==> flow/design.v <==
module Mux #(parameter N = 4)(
	input [N-1:0] A, B,
	input S,
	output [N-1:0] C
);
assign C = S? A: B;
endmodule 
module Adder #(parameter N = 4)(
    input [N-1:0] A,B,
    output [N-1:0] C
);
assign C = A+B;
endmodule
module Register #(parameter N = 10) (
	input clk, rst,
	input [N-1:0] D,
	input en,
	output logic [N-1:0] Q
);
always_ff @(posedge clk or posedge rst)
	if(rst) Q <= 10'h00;
	else if(en)
		Q <= D;
endmodule 
module Register_File(
    input  logic [3:0] A1, A2, A3,
    input  logic       clk,
    input  logic       rst,
    input  logic       WE3,
    input  logic [31:0] WD3,
    input  logic [31:0] R15,
    output logic [31:0] RD1, RD2
);
    logic [31:0] rf [14:0];   
    always_ff @(posedge clk) begin
        if (rst) begin
            for (int i = 0; i < 15; i++)
                rf[i] <= 32'h00000000;
        end else if (WE3) begin
            rf[A3] <= WD3;
        end
    end
    assign RD1 = (A1 == 4'b1111) ? R15 : rf[A1];
    assign RD2 = (A2 == 4'b1111) ? R15 : rf[A2];
endmodule
module Extender(
    input  logic [23:0] A,
    input  logic [1:0] ImmSrc,
    output logic [31:0] Out
);
 always_comb
    case(ImmSrc)
    2'b00: Out={24'b0,A[7:0]};
    2'b01: Out={20'b0,A[11:0]};
    2'b10: Out={{6{A[23]}},A[23:0],2'b00};
    default: Out=32'bx; 
    endcase
 endmodule
module ALU #(parameter N = 32)(
    input  logic [N-1:0] A,
    input  logic [N-1:0] B,
    input  logic [1:0]   ALUCtrl,
    output logic [N-1:0] Result,
    output logic [3:0]   Flags  
);
    logic [N:0] pre_Result;   
    logic [N:0] pre_Sub;      
    always_comb begin
        Result     = '0;
        pre_Result = '0;
        pre_Sub    = '0;
        Flags      = 4'b0000;
        case (ALUCtrl)
            2'b10: begin   
                Result = A & B;
            end
            2'b11: begin   
                Result = A | B;
            end
            2'b00: begin   
                pre_Result = {1'b0, A} + {1'b0, B};
                Result     = pre_Result[N-1:0];
                Flags[2]   = pre_Result[N];   
                Flags[3]   = (A[N-1] == B[N-1]) && (Result[N-1] != A[N-1]);  
            end
            2'b01: begin   
                pre_Sub    = {1'b0, A} - {1'b0, B};
                Result     = pre_Sub[N-1:0];
                Flags[2]   = pre_Sub[N];   
                Flags[3]   = (A[N-1] != B[N-1]) && (Result[N-1] != A[N-1]);  
            end
        endcase
        Flags[0] = (Result == 0);      
        Flags[1] = Result[N-1];        
    end
endmodule
module Condition_Check(
    input  logic [3:0] Flag,   
    input  logic [3:0] Cond,
    output logic       CondEx
);
logic V, C, N, Z;
assign {V, C, N, Z} = Flag;
always_comb begin
    case (Cond)
        4'b0000: CondEx = Z;                      
        4'b0001: CondEx = ~Z;                     
        4'b0010: CondEx = C;                      
        4'b0011: CondEx = ~C;                     
        4'b0100: CondEx = N;                      
        4'b0101: CondEx = ~N;                     
        4'b0110: CondEx = V;                      
        4'b0111: CondEx = ~V;                     
        4'b1000: CondEx = ~Z & C;                 
        4'b1001: CondEx = Z | ~C;                 
        4'b1010: CondEx = ~(N ^ V);               
        4'b1011: CondEx = N ^ V;                  
        4'b1100: CondEx = ~Z & ~(N ^ V);          
        4'b1101: CondEx = Z | (N ^ V);            
        4'b1110: CondEx = 1'b1;                   
        default: CondEx = 1'b0;                   
    endcase
end
endmodule
module Decoder (
	input logic [1:0] Op,
	input logic[5:0] Funct,
	input logic[3:0] Rd,
	output logic [1:0] FlagW,
	output logic PCS, RegW, MemW, MemtoReg, ALUSrc, 
	output logic [1:0] ImmSrc, RegSrc, ALUControl,
	output logic NoWrite
);
	logic Branch, ALUOP;
	PC_Logic pc_logic_inst(
		.Rd(Rd),
		.Branch(Branch), 
		.RegW(RegW),
		.PCS(PCS)
	);
	Main_Decoder main_decoder_inst(
		.Op(Op),
		.Funct(Funct),
		.Branch(Branch), 
		.RegW(RegW), 
		.MemW(MemW), 
		.MemtoReg(MemtoReg), 
		.ALUSrc(ALUSrc), 
		.ImmSrc(ImmSrc), 
		.RegSrc(RegSrc),
		.ALUOP(ALUOP)
	);
	ALU_Decoder alu_decoder_inst (
		.ALUOP(ALUOP),
		.Funct(Funct[4:0]),
		.ALUControl(ALUControl), 
		.FlagW(FlagW),
		.NoWrite(NoWrite)
	);
endmodule 
module PC_Logic (
	input logic [3:0] Rd,
	input logic Branch, RegW,
	output logic PCS
);
	assign PCS = ((Rd == 4'd15) & RegW) | Branch;
endmodule 
module Main_Decoder (
	input logic [1:0] Op,
	input logic [5:0] Funct,
	output logic Branch, RegW, MemW, MemtoReg, ALUSrc, 
	output logic [1:0] ImmSrc, RegSrc,
	output logic ALUOP
);
    always_comb begin
	     Branch = 0;
        RegW = 0;
        MemW = 0;
        MemtoReg = 0;
        ALUSrc = 0;
        ImmSrc = 2'b00;
        RegSrc = 2'b00;
        ALUOP = 0;
        case (Op)
            2'b00: begin
					 Branch = 0;
					 MemtoReg = 0;
					 MemW = 0;
					 RegW = 1;
					 ALUOP = 1;
                if (Funct[5] == 1'b0) begin
                    ALUSrc = 0;
                    RegSrc = 2'b00;
                end else begin
                    ALUSrc = 1;
                    ImmSrc = 2'b00;
                    RegSrc = 2'b00;  
                end
            end
            2'b01: begin
					 Branch = 0;
					 ALUSrc = 1;
					 ImmSrc = 2'b01;
					 ALUOP = 0;
                if (Funct[0] == 1'b0) begin
                    MemW  = 1;
                    RegW  = 0;
                    RegSrc = 2'b10;
                end else begin
						  MemtoReg = 1;
						  MemW = 0;
						  RegW = 1;
						  RegSrc = 2'b00;
                end
            end
            2'b10: begin
					 Branch = 1;
					 MemtoReg = 0;
					 MemW = 0;
					 ALUSrc = 1;
					 ImmSrc = 2'b10;
					 RegW = 0;
					 RegSrc = 2'b01;
					 ALUOP = 0;
            end
        endcase
    end
endmodule
module ALU_Decoder (
	input logic ALUOP,
	input logic [4:0] Funct,
	output logic [1:0] ALUControl, FlagW,
	output logic NoWrite
);
	always_comb begin
		 case (ALUOP)
			  1'b0: begin
					ALUControl = 2'b00;
					FlagW      = 2'b00;
					NoWrite    = 1'b0;
			  end
			  1'b1: begin
					case (Funct[4:1])
						 4'b0100: begin
							  ALUControl = 2'b00;
							  FlagW      = Funct[0] ? 2'b11 : 2'b00;
							  NoWrite    = 1'b0;
						 end
						 4'b0010: begin
							  ALUControl = 2'b01;
							  FlagW      = Funct[0] ? 2'b11 : 2'b00;
							  NoWrite    = 1'b0;
						 end
						 4'b0000: begin
							  ALUControl = 2'b10;
							  FlagW      = Funct[0] ? 2'b10 : 2'b00;
							  NoWrite    = 1'b0;
						 end
						 4'b1100: begin
							  ALUControl = 2'b11;
							  FlagW      = Funct[0] ? 2'b10 : 2'b00;
							  NoWrite    = 1'b0;
						 end
						 4'b1010: begin 
							  ALUControl = 2'b01;
							  FlagW = 2'b11;
							  NoWrite = 1'b1;
						 end
						 default: begin
							  ALUControl = 2'b00;
							  FlagW      = 2'b00;
							  NoWrite    = 1'b0;
						 end
					endcase
			  end
		 endcase
	end
endmodule 
module Control_Unit(
    input  logic [3:0] Cond,
    input  logic [1:0] Op,
    input  logic [5:0] Funct,
    input  logic [3:0] Rd,
    input  logic [3:0] Flags,
    input  logic       clk,
    input  logic       rst,
    output logic       PCSrc,
    output logic       MemtoReg,
    output logic       MemWrite,
    output logic [1:0] ALUControl,
    output logic       ALUSrc,
    output logic [1:0] ImmSrc,
    output logic       RegWrite,
    output logic [1:0] RegSrc
);
    logic       RegW;
    logic       MemW;
    logic       ALUOP;
    logic       Branch;
    logic       PCS;
    logic       CondEx;
    logic [1:0] FlagW;
    logic [3:0] ALUfLags;
	 logic NoWrite;
	Decoder decoder_inst (
		.Op(Op),
		.Funct(Funct),
		.Rd(Rd),
		.FlagW(FlagW),
		.PCS(PCS), 
		.RegW(RegW), 
		.MemW(MemW), 
		.MemtoReg(MemtoReg), 
		.ALUSrc(ALUSrc), 
		.ImmSrc(ImmSrc), 
		.RegSrc(RegSrc), 
		.ALUControl(ALUControl),
		.NoWrite(NoWrite)
	);
    Register #(2) Register_Flag1(
        .clk(clk), 
        .rst(rst),
        .D(Flags[3:2]),
        .en(FlagW[1] & CondEx),
        .Q(ALUfLags[3:2])
    );
    Register #(2) Register_Flag2(
        .clk(clk), 
        .rst(rst),
        .D(Flags[1:0]),
        .en(FlagW[0] & CondEx),
        .Q(ALUfLags[1:0])
    );
    Condition_Check inst_Condition_Check(
        .Flag(ALUfLags), 
        .Cond(Cond), 
        .CondEx(CondEx)
    );
    assign PCSrc     = PCS & CondEx & ~NoWrite;
    assign RegWrite  = RegW & CondEx;
    assign MemWrite  = MemW & CondEx;
endmodule
module CPU (
	input logic clk, rst,
	input logic [31:0] Instr,
	input logic [31:0] ReadData,
	output logic [31:0] WriteData,
	output logic MemWrite,
	output logic [31:0] PC,
	output logic [31:0] ALUResult,
	output logic [31:0] Result
);
	logic [3:0] RA1, RA2;
	logic [31:0] SrcA, SrcB;
	logic [31:0] next_PC, PCPlus4, PCPlus8;
	logic [31:0] ExtImm;
	logic PCSrc;
	logic MemtoReg;
	logic [1:0] ALUControl;
	logic ALUSrc;
	logic [1:0] ImmSrc;
	logic RegWrite;
	logic [1:0] RegSrc;
	logic [3:0] AluFlags;
	logic started;
	logic load_PC;
	always_ff @(posedge clk or posedge rst) begin
		if (rst)
			started <= 0;
		else
			started <= 1;
	end
	assign load_PC = started;
	Mux #(.N(32)) next_PC_inst (
		.A(Result),
		.B(PCPlus4),
		.S(PCSrc),
		.C(next_PC)
	);
	Register #(.N(32)) PC_Register (
		.clk(clk), 
		.rst(rst),
		.D(next_PC),
		.en(load_PC),
		.Q(PC)
	);
	Mux #(.N(4)) RA1_inst (
		.A(4'd15),
		.B(Instr[19:16]),
		.S(RegSrc[0]),
		.C(RA1)
	);
	Mux #(.N(4)) RA2_inst (
		.A(Instr[15:12]),
		.B(Instr[3:0]),
		.S(RegSrc[1]),
		.C(RA2)
	);
	Adder #(.N(32)) PCPlus4_inst (
		.A(PC),
		.B(32'd4),
		.C(PCPlus4)
	);
	Adder #(.N(32)) PCPlus8_inst (
		.A(32'd8),
		.B(PC),
		.C(PCPlus8)
	);
	Register_File Reg_file_inst (
		.A1(RA1),
		.A2(RA2),
		.A3(Instr[15:12]),
		.clk(clk),
		.rst(rst),
		.WE3(RegWrite),
		.R15(PCPlus8),
		.RD1(SrcA),
		.RD2(WriteData),
		.WD3(Result)
	);
	Extender Extender_ins (
		.A(Instr[23:0]),
		.ImmSrc(ImmSrc),
		.Out(ExtImm)
	);
	Mux #(.N(32)) ALUSrc_inst (
		.A(ExtImm),
		.B(WriteData),
		.S(ALUSrc),
		.C(SrcB)
	);
	ALU #(.N(32)) ALU_inst (
		.A(SrcA),
		.B(SrcB),
		.ALUCtrl(ALUControl),
		.Result(ALUResult),
		.Flags(AluFlags)
	);
	Mux #(.N(32)) MemToReg_inst (
		.A(ReadData),
		.B(ALUResult),
		.S(MemtoReg),
		.C(Result)
	);
	Control_Unit CU_Inst (
		.clk(clk),
		.rst(rst),
		.Cond(Instr[31:28]),
		.Op(Instr[27:26]),
		.Funct(Instr[25:20]),
		.Rd(Instr[15:12]),
		.Flags(AluFlags),
		.PCSrc(PCSrc),
		.MemtoReg(MemtoReg),
		.MemWrite(MemWrite),
		.ALUControl(ALUControl),
		.ALUSrc(ALUSrc),
		.ImmSrc(ImmSrc),
		.RegWrite(RegWrite),
		.RegSrc(RegSrc)
	);
endmodule
==> reports on CPU <==
Tool chain data of CPU

Module CPU before and after one edit of its RTL, step after step.
Lines under "before" count in the file above, lines under "after" in the edited file.
"difference" is "after" less "before", of the values as shown.
Cell names lack the library's common part.
Not given: -

Design top: CPU
Clock port: clk
Standard-cell library: sky130hd
Library corner: tt_025C_1v80

Edit of the RTL

Unified diff, file above to edited file.
This change comes from a script, not from a designer. The edited design behaves differently; no optimisation was intended.

```diff
@@ -345,5 +345,5 @@
 	input logic [31:0] Instr,
 	input logic [31:0] ReadData,
-	output logic [31:0] WriteData,
+	output logic [31:0] WriteData_out,
 	output logic MemWrite,
 	output logic [31:0] PC,
@@ -351,4 +351,6 @@
 	output logic [31:0] Result
 );
+	logic [31:0] WriteData;
+	always_ff @(posedge clk) WriteData_out <= WriteData;
 	logic [3:0] RA1, RA2;
 	logic [31:0] SrcA, SrcB;
```

Elaborated design

Source: Yosys, flattened and elaborated, memories not mapped. Widths are those after wreduce. Registers that Yosys merges into a memory's read port (data or address) are not register bits. Print and check cells do not count. Equal cells are merged and count once.
Yosys's memory passes give these memory sizes; they may raise the number of words (mostly to a power of two), join words into wider ones and drop unused or constant bits.

Operators by class:

| element                       | before | after | difference |
| bitwise gates (word level)    | 22     | 22    | 0 |
| reduce/logical cells          | 13     | 13    | 0 |
| equality and inequality tests | 32     | 32    | 0 |
| add/subtract/negate cells     | 4      | 4     | 0 |
| muxes and demuxes             | 39     | 39    | 0 |

Unchanged operator kinds not shown: 34.

Word-level totals:

| element                     | before | after | difference |
| flip-flop bits (word level) | 37     | 69    | +32 |
| memories kept               | 1      | 1     | 0 |
| elaborated cells            | 115    | 116   | +1 |
| input port bits             | 66     | 66    | 0 |
| bits in writable memories   | 512    | 512   | 0 |
| output and inout bits       | 129    | 129   | 0 |

Depth

Yosys ltp: most cells in a row. Word level: on the elaborated netlist, between registers, memories and ports. Mapped: between sequential cells and ports; inverters and the memories' decode and read muxes count.

Depth:

| element                 | before | after | difference |
| depth after elaboration | 11     | 11    | 0 |
| ABC_AREA                | 0      | 0     | - |
| mapped depth            | 30     | 30    | 0 |

Mapped cells and area

Source: synth_stat.txt of the flow (Yosys; design flattened, memories mapped). It holds for the ABC_AREA given above (unset counts as 0); a run with the other value may have another netlist.

Synthesis totals:

| element                            | before    | after     | difference |
| mapped flip-flops                  | 519       | 572       | +53 |
| sequential part of the area (mm^2) | 0.0153998 | 0.016671  | +0.0012712 |
| cell count                         | 3,558     | 3,765     | +207 |
| chip area (Yosys) (mm^2)           | 0.034682  | 0.0363761 | +0.0016941 |

Cell types:

| cell     | before | after | difference |
| nand2_1  | 351    | 466   | +115 |
| nand3_1  | 47     | 83    | +36 |
| mux2i_1  | 110    | 78    | -32 |
| dfxtp_1  | 0      | 32    | +32 |
| a31oi_1  | 99     | 126   | +27 |
| edfxtp_1 | 482    | 503   | +21 |
| buf_2    | 53     | 33    | -20 |
| a21oi_1  | 137    | 152   | +15 |
| nor2_1   | 681    | 667   | -14 |
| buf_1    | 13     | 27    | +14 |
| o21a_1   | 26     | 15    | -11 |
| a221o_1  | 16     | 7     | -9 |
| a221oi_1 | 6      | 15    | +9 |
| clkbuf_1 | 221    | 229   | +8 |
| mux2i_2  | 8      | 1     | -7 |
| xor2_1   | 30     | 24    | -6 |
| and2_1   | 15     | 9     | -6 |
| nand2b_1 | 15     | 21    | +6 |

Unchanged cell types not shown: 20.
The list need not be complete.
By module: a second synthesis without flattening, with its own total; a netlist apart from the flattened one above.

Unflattened totals:

| element                                 | before    | after     | difference |
| cell total of the unflattened synthesis | 3,388     | 3,420     | +32 |
| area (unflattened synthesis) (mm^2)     | 0.0388948 | 0.0395354 | +0.0006406 |

Each row is one instance without its submodules.

By module, before:

| module          | area (mm^2) | sequential area (mm^2) | cells | times used |
| Register_File   | 0.0260074   | 0.0144138              | 1,770 | 1 |
| ALU (N=32)      | 0.0053414   | 0                      | 812   | 1 |
| Adder (N=32)    | 0.0017392   | 0                      | 248   | 2 |
| Mux (N=32)      | 0.0005443   | 0                      | 36    | 3 |
| Register (N=32) | 0.0013488   | 0.0008008              | 69    | 1 |
| Extender        | 0.0003115   | 0                      | 45    | 1 |
| Condition_Check | 0.0001939   | 0                      | 28    | 1 |
| Register (N=2)  | 0.0000763   | 0.00005                | 5     | 2 |
| ALU_Decoder     | 0.0001289   | 0                      | 16    | 1 |
| Main_Decoder    | 0.0001189   | 0                      | 15    | 1 |
| Mux (N=4)       | 0.000045    | 0                      | 4     | 2 |
| Control_Unit    | 0.0000388   | 0                      | 5     | 1 |
| CPU             | 0.0000363   | 0.000025               | 4     | 1 |
| PC_Logic        | 0.000015    | 0                      | 2     | 1 |
| Decoder         | 0           | 0                      | 0     | 1 |

By module, after:

| module          | area (mm^2) | sequential area (mm^2) | cells | times used |
| Register_File   | 0.0260074   | 0.0144138              | 1,770 | 1 |
| ALU (N=32)      | 0.0053414   | 0                      | 812   | 1 |
| Adder (N=32)    | 0.0017392   | 0                      | 248   | 2 |
| Mux (N=32)      | 0.0005443   | 0                      | 36    | 3 |
| Register (N=32) | 0.0013488   | 0.0008008              | 69    | 1 |
| CPU             | 0.0006769   | 0.0006656              | 36    | 1 |
| Extender        | 0.0003115   | 0                      | 45    | 1 |
| Condition_Check | 0.0001939   | 0                      | 28    | 1 |
| Register (N=2)  | 0.0000763   | 0.00005                | 5     | 2 |
| ALU_Decoder     | 0.0001289   | 0                      | 16    | 1 |
| Main_Decoder    | 0.0001189   | 0                      | 15    | 1 |
| Mux (N=4)       | 0.000045    | 0                      | 4     | 2 |
| Control_Unit    | 0.0000388   | 0                      | 5     | 1 |
| PC_Logic        | 0.000015    | 0                      | 2     | 1 |
| Decoder         | 0           | 0                      | 0     | 1 |

Path before layout

Source: OpenSTA report_checks on the synthesized netlist (no wires, ideal clock, input and output delay 20% of the period each), path of least setup slack; recovery checks are left aside. Register names are those of the netlist, which keeps one name where synthesis merged equal registers.

Timing path after synthesis:

| element                       | before                 | after                  | difference |
| kind                          | input to output        | input to output        | - |
| start                         | input port Instr[27]   | input port Instr[27]   | - |
| end                           | output port Result[26] | output port Result[26] | - |
| slack (ns)                    | 6.630                  | 6.088                  | -0.542 |
| time at the first pin (ns)    | 4.000                  | 4.000                  | 0.000 |
| delay of the path (ns)        | 5.370                  | 5.912                  | +0.542 |
| clock period (ns)             | 20.0                   | 20.0                   | 0.0 |
| arrival time (ns)             | 9.370                  | 9.912                  | +0.542 |
| stages on the path            | 24                     | 25                     | +1 |
| path buffers                  | 2                      | 3                      | +1 |
| synthesis period reached (ns) | 13.37                  | 13.912                 | +0.542 |

"delay of the path" is the arrival time less input delay plus setup time.
A path that ends at an output port has no setup time.
"stages on the path": output pins that drive a net of the path, with the launching flip-flop's if there is one; two outputs of one cell count as two.
"synthesis period reached" is the clock period less the worst setup slack; recovery checks do not enter. This is arithmetic on one report: input and output delays are still those of the set period (20% each).
The rows between start and end are the longest chain of elaborated cells between them; the timing report does not say that the signal goes this way. Where chains are equally long, one stands for them.
A line is the first line of the expression or statement that the cell stems from. Yosys adds cells for indexed reads and writes and turns some case tables into memories.
A memory read counts as a cell of the chain, while the word-level depth stops at memories.

On the way, after synthesis, before:
Path through: inv_1 -> ha_1 -> nand2b_1 -> buf_4 -> mux2i_2 -> mux4_2 -> mux4_2 -> a21oi_1 -> nor2_1 -> a31o_2 -> ha_1 -> fa_1 -> o21bai_1 -> and3b_1 -> nor3_1 -> a2111o_1 -> a31oi_4 -> a21boi_0 -> xnor2_1 -> a21oi_1 -> o21ai_2 -> mux2i_2 -> buf_2 -> inv_1
Cells in the longest elaborated chain: 9
Elaborated cells between the ends (all ways): 33
Those cells by class: 2 x add/sub; 9 x eq/ne; 14 x mux; 3 x logic; 4 x reduce/logical; 1 x memory

Ends and longest elaborated chain, after synthesis, before:

| element                        | RTL line | RTL |
| start: declaration             | 345      | `input logic [31:0] Instr,` |
| == test 2 bit                  | 184      | `case (Op)` |
| case mux 2 bit (select 2 bit)  | 184      |  |
| 2-to-1 mux 4 bit               | 6        | `assign C = S? A: B;` |
| memory (16 x 32 bit)           | 34       | `logic [31:0] rf [14:0];` |
| 2-to-1 mux 32 bit              | 44       | `assign RD2 = (A2 == 4'b1111) ? R15 : rf[A2];` |
| 2-to-1 mux 32 bit              | 6        |  |
| subtractor 32 x 32 -> 33 bit   | 87       | `pre_Sub    = {1'b0, A} - {1'b0, B};` |
| case mux 32 bit (select 4 bit) | 73       | `case (ALUCtrl)` |
| 2-to-1 mux 32 bit              | 6        |  |
| end: declaration               | 351      | `output logic [31:0] Result` |

Some nets on the timed path still bear RTL names; the line given drives or declares the net.

Named nets, after synthesis, before:

| net           | RTL line |
| ALUResult[26] | 73 |

On the way, after synthesis, after:
Path through: inv_1 -> ha_1 -> nand2b_1 -> buf_2 -> mux2i_2 -> buf_2 -> mux4_2 -> nand2_1 -> a311oi_1 -> a21oi_1 -> nor2_1 -> a31oi_1 -> inv_1 -> fa_1 -> or2_1 -> a211o_1 -> a211oi_2 -> o2111ai_1 -> a31o_2 -> o41ai_2 -> mux2_2 -> a31oi_1 -> mux2i_4 -> buf_4 -> inv_1
Cells in the longest elaborated chain: 9
Elaborated cells between the ends (all ways): 33
Those cells by class: 2 x add/sub; 9 x eq/ne; 14 x mux; 3 x logic; 4 x reduce/logical; 1 x memory

Ends and longest elaborated chain, after synthesis, after:

| element                        | RTL line | RTL |
| start: declaration             | 345      | `input logic [31:0] Instr,` |
| == test 2 bit                  | 184      | `case (Op)` |
| case mux 2 bit (select 2 bit)  | 184      |  |
| 2-to-1 mux 4 bit               | 6        | `assign C = S? A: B;` |
| memory (16 x 32 bit)           | 34       | `logic [31:0] rf [14:0];` |
| 2-to-1 mux 32 bit              | 44       | `assign RD2 = (A2 == 4'b1111) ? R15 : rf[A2];` |
| 2-to-1 mux 32 bit              | 6        |  |
| subtractor 32 x 32 -> 33 bit   | 87       | `pre_Sub    = {1'b0, A} - {1'b0, B};` |
| case mux 32 bit (select 4 bit) | 73       | `case (ALUCtrl)` |
| 2-to-1 mux 32 bit              | 6        |  |
| end: declaration               | 351      | `output logic [31:0] Result` |

Named nets, after synthesis, after:

| net           | RTL line |
| ALUResult[26] | 73 |

Timing after layout

From the final timing report of the runs of set A: the path of least setup slack in the routed layout; clock arrival at registers is part of the times.

Timing path post-layout:

| element                    | before                 | after                  | difference |
| kind                       | input to output        | input to output        | - |
| start                      | input port Instr[27]   | input port Instr[27]   | - |
| end                        | output port Result[31] | output port Result[31] | - |
| stages on the path         | 24                     | 23                     | -1 |
| clock period (ns)          | 20.0                   | 20.0                   | 0.0 |
| path buffers               | 4                      | 4                      | 0 |
| slack (ns)                 | 2.90                   | 2.96                   | +0.06 |
| arrival time (ns)          | 13.10                  | 13.04                  | -0.06 |
| time at the first pin (ns) | 4.00                   | 4.00                   | 0.00 |

The rows between start and end are the longest chain of elaborated cells between them; the timing report does not say that the signal goes this way. Where chains are equally long, one stands for them.
A memory read counts as a cell of the chain, while the word-level depth stops at memories.

On the way, post-layout, before:
Path through: clkdlybuf4s50_1 -> inv_1 -> ha_1 -> nand2b_1 -> mux2_8 -> buf_4 -> mux4_2 -> mux4_2 -> nor2_1 -> nor2_1 -> a31o_2 -> ha_1 -> nand4b_1 -> nor4_1 -> o211ai_1 -> a21oi_2 -> a21oi_1 -> nor2_1 -> mux2i_1 -> a31oi_4 -> mux2i_4 -> buf_4 -> inv_2 -> clkdlybuf4s50_1
Cells in the longest elaborated chain: 9
Elaborated cells between the ends (all ways): 33
Those cells by class: 2 x add/sub; 9 x eq/ne; 14 x mux; 3 x logic; 4 x reduce/logical; 1 x memory

Ends and longest elaborated chain, post-layout, before:

| element                        | RTL line | RTL |
| start: declaration             | 345      | `input logic [31:0] Instr,` |
| == test 2 bit                  | 184      | `case (Op)` |
| case mux 2 bit (select 2 bit)  | 184      |  |
| 2-to-1 mux 4 bit               | 6        | `assign C = S? A: B;` |
| memory (16 x 32 bit)           | 34       | `logic [31:0] rf [14:0];` |
| 2-to-1 mux 32 bit              | 44       | `assign RD2 = (A2 == 4'b1111) ? R15 : rf[A2];` |
| 2-to-1 mux 32 bit              | 6        |  |
| subtractor 32 x 32 -> 33 bit   | 87       | `pre_Sub    = {1'b0, A} - {1'b0, B};` |
| case mux 32 bit (select 4 bit) | 73       | `case (ALUCtrl)` |
| 2-to-1 mux 32 bit              | 6        |  |
| end: declaration               | 351      | `output logic [31:0] Result` |

On the way, post-layout, after:
Path through: clkdlybuf4s50_1 -> inv_1 -> ha_1 -> nand2b_1 -> mux2i_4 -> buf_4 -> or4_1 -> buf_12 -> nor2_1 -> a31oi_1 -> a21oi_1 -> ha_1 -> nor2b_1 -> nor4_1 -> a211oi_1 -> o311ai_1 -> a31oi_2 -> a41o_1 -> a31oi_1 -> a31oi_2 -> mux2i_2 -> inv_1 -> clkdlybuf4s50_1
Cells in the longest elaborated chain: 9
Elaborated cells between the ends (all ways): 33
Those cells by class: 2 x add/sub; 9 x eq/ne; 14 x mux; 3 x logic; 4 x reduce/logical; 1 x memory

Ends and longest elaborated chain, post-layout, after:

| element                        | RTL line | RTL |
| start: declaration             | 345      | `input logic [31:0] Instr,` |
| == test 2 bit                  | 184      | `case (Op)` |
| case mux 2 bit (select 2 bit)  | 184      |  |
| 2-to-1 mux 4 bit               | 6        | `assign C = S? A: B;` |
| memory (16 x 32 bit)           | 34       | `logic [31:0] rf [14:0];` |
| 2-to-1 mux 32 bit              | 44       | `assign RD2 = (A2 == 4'b1111) ? R15 : rf[A2];` |
| 2-to-1 mux 32 bit              | 6        |  |
| subtractor 32 x 32 -> 33 bit   | 87       | `pre_Sub    = {1'b0, A} - {1'b0, B};` |
| case mux 32 bit (select 4 bit) | 73       | `case (ALUCtrl)` |
| 2-to-1 mux 32 bit              | 6        |  |
| end: declaration               | 351      | `output logic [31:0] Result` |

Flow runs

Both versions went through the flow (Yosys, OpenROAD) with the same settings in each pair. Constraints: input delay and output delay 20% of the set period each, output load 0.01 pF.

Flow settings, set A:
CORE_UTILIZATION: 40
period_ns: 20.0
CAP_MARGIN: 20
CORE_MARGIN: 2
SLEW_MARGIN: 20

Results, set A:

| element                                 | before    | after     | difference |
| final utilization (%)                   | 46.1      | 46.2      | +0.1 |
| summed negative setup slack (ns)        | 0.000     | 0.000     | 0.000 |
| area of the synthesized netlist (mm^2)  | 0.034682  | 0.0363761 | +0.0016941 |
| final worst hold slack (ns)             | 0.533     | 0.517     | -0.016 |
| die area (mm^2)                         | 0.0890754 | 0.09337   | +0.0042946 |
| setup slack of the worst path (ns)      | 2.897     | 2.964     | +0.067 |
| total power after layout (mW)           | 4.099     | 4.563     | +0.464 |
| reached clock period (ns)               | 17.103    | 17.036    | -0.067 |
| standard-cell area after routing (mm^2) | 0.0394078 | 0.0416274 | +0.0022196 |

Flow settings, set B:
CORE_MARGIN: 5
CORE_UTILIZATION: 57
CTS_CLUSTER_DIAMETER: 80
HOLD_SLACK_MARGIN: 0.01
PLACE_DENSITY_LB_ADDON: 0.18
SETUP_SLACK_MARGIN: 1.56
TNS_END_PERCENT: 50
period_ns: 21.5
CAP_MARGIN: 20
SLEW_MARGIN: 20

Results, set B:

| element                                 | before    | after     | difference |
| final utilization (%)                   | 64.8      | 65.1      | +0.3 |
| summed negative setup slack (ns)        | 0.000     | 0.000     | 0.000 |
| area of the synthesized netlist (mm^2)  | 0.034682  | 0.0363761 | +0.0016941 |
| final worst hold slack (ns)             | 0.530     | 0.510     | -0.020 |
| die area (mm^2)                         | 0.0658795 | 0.0689693 | +0.0030898 |
| setup slack of the worst path (ns)      | 3.888     | 3.628     | -0.260 |
| total power after layout (mW)           | 3.903     | 4.212     | +0.309 |
| reached clock period (ns)               | 17.612    | 17.872    | +0.260 |
| standard-cell area after routing (mm^2) | 0.0391338 | 0.0411532 | +0.0020194 |

"reached clock period" = clock period - worst setup slack. The figure is calculated, with input and output delays left at 20% of the set period.
"total power after layout" is the tool's figure for a default switching activity; nothing was simulated.
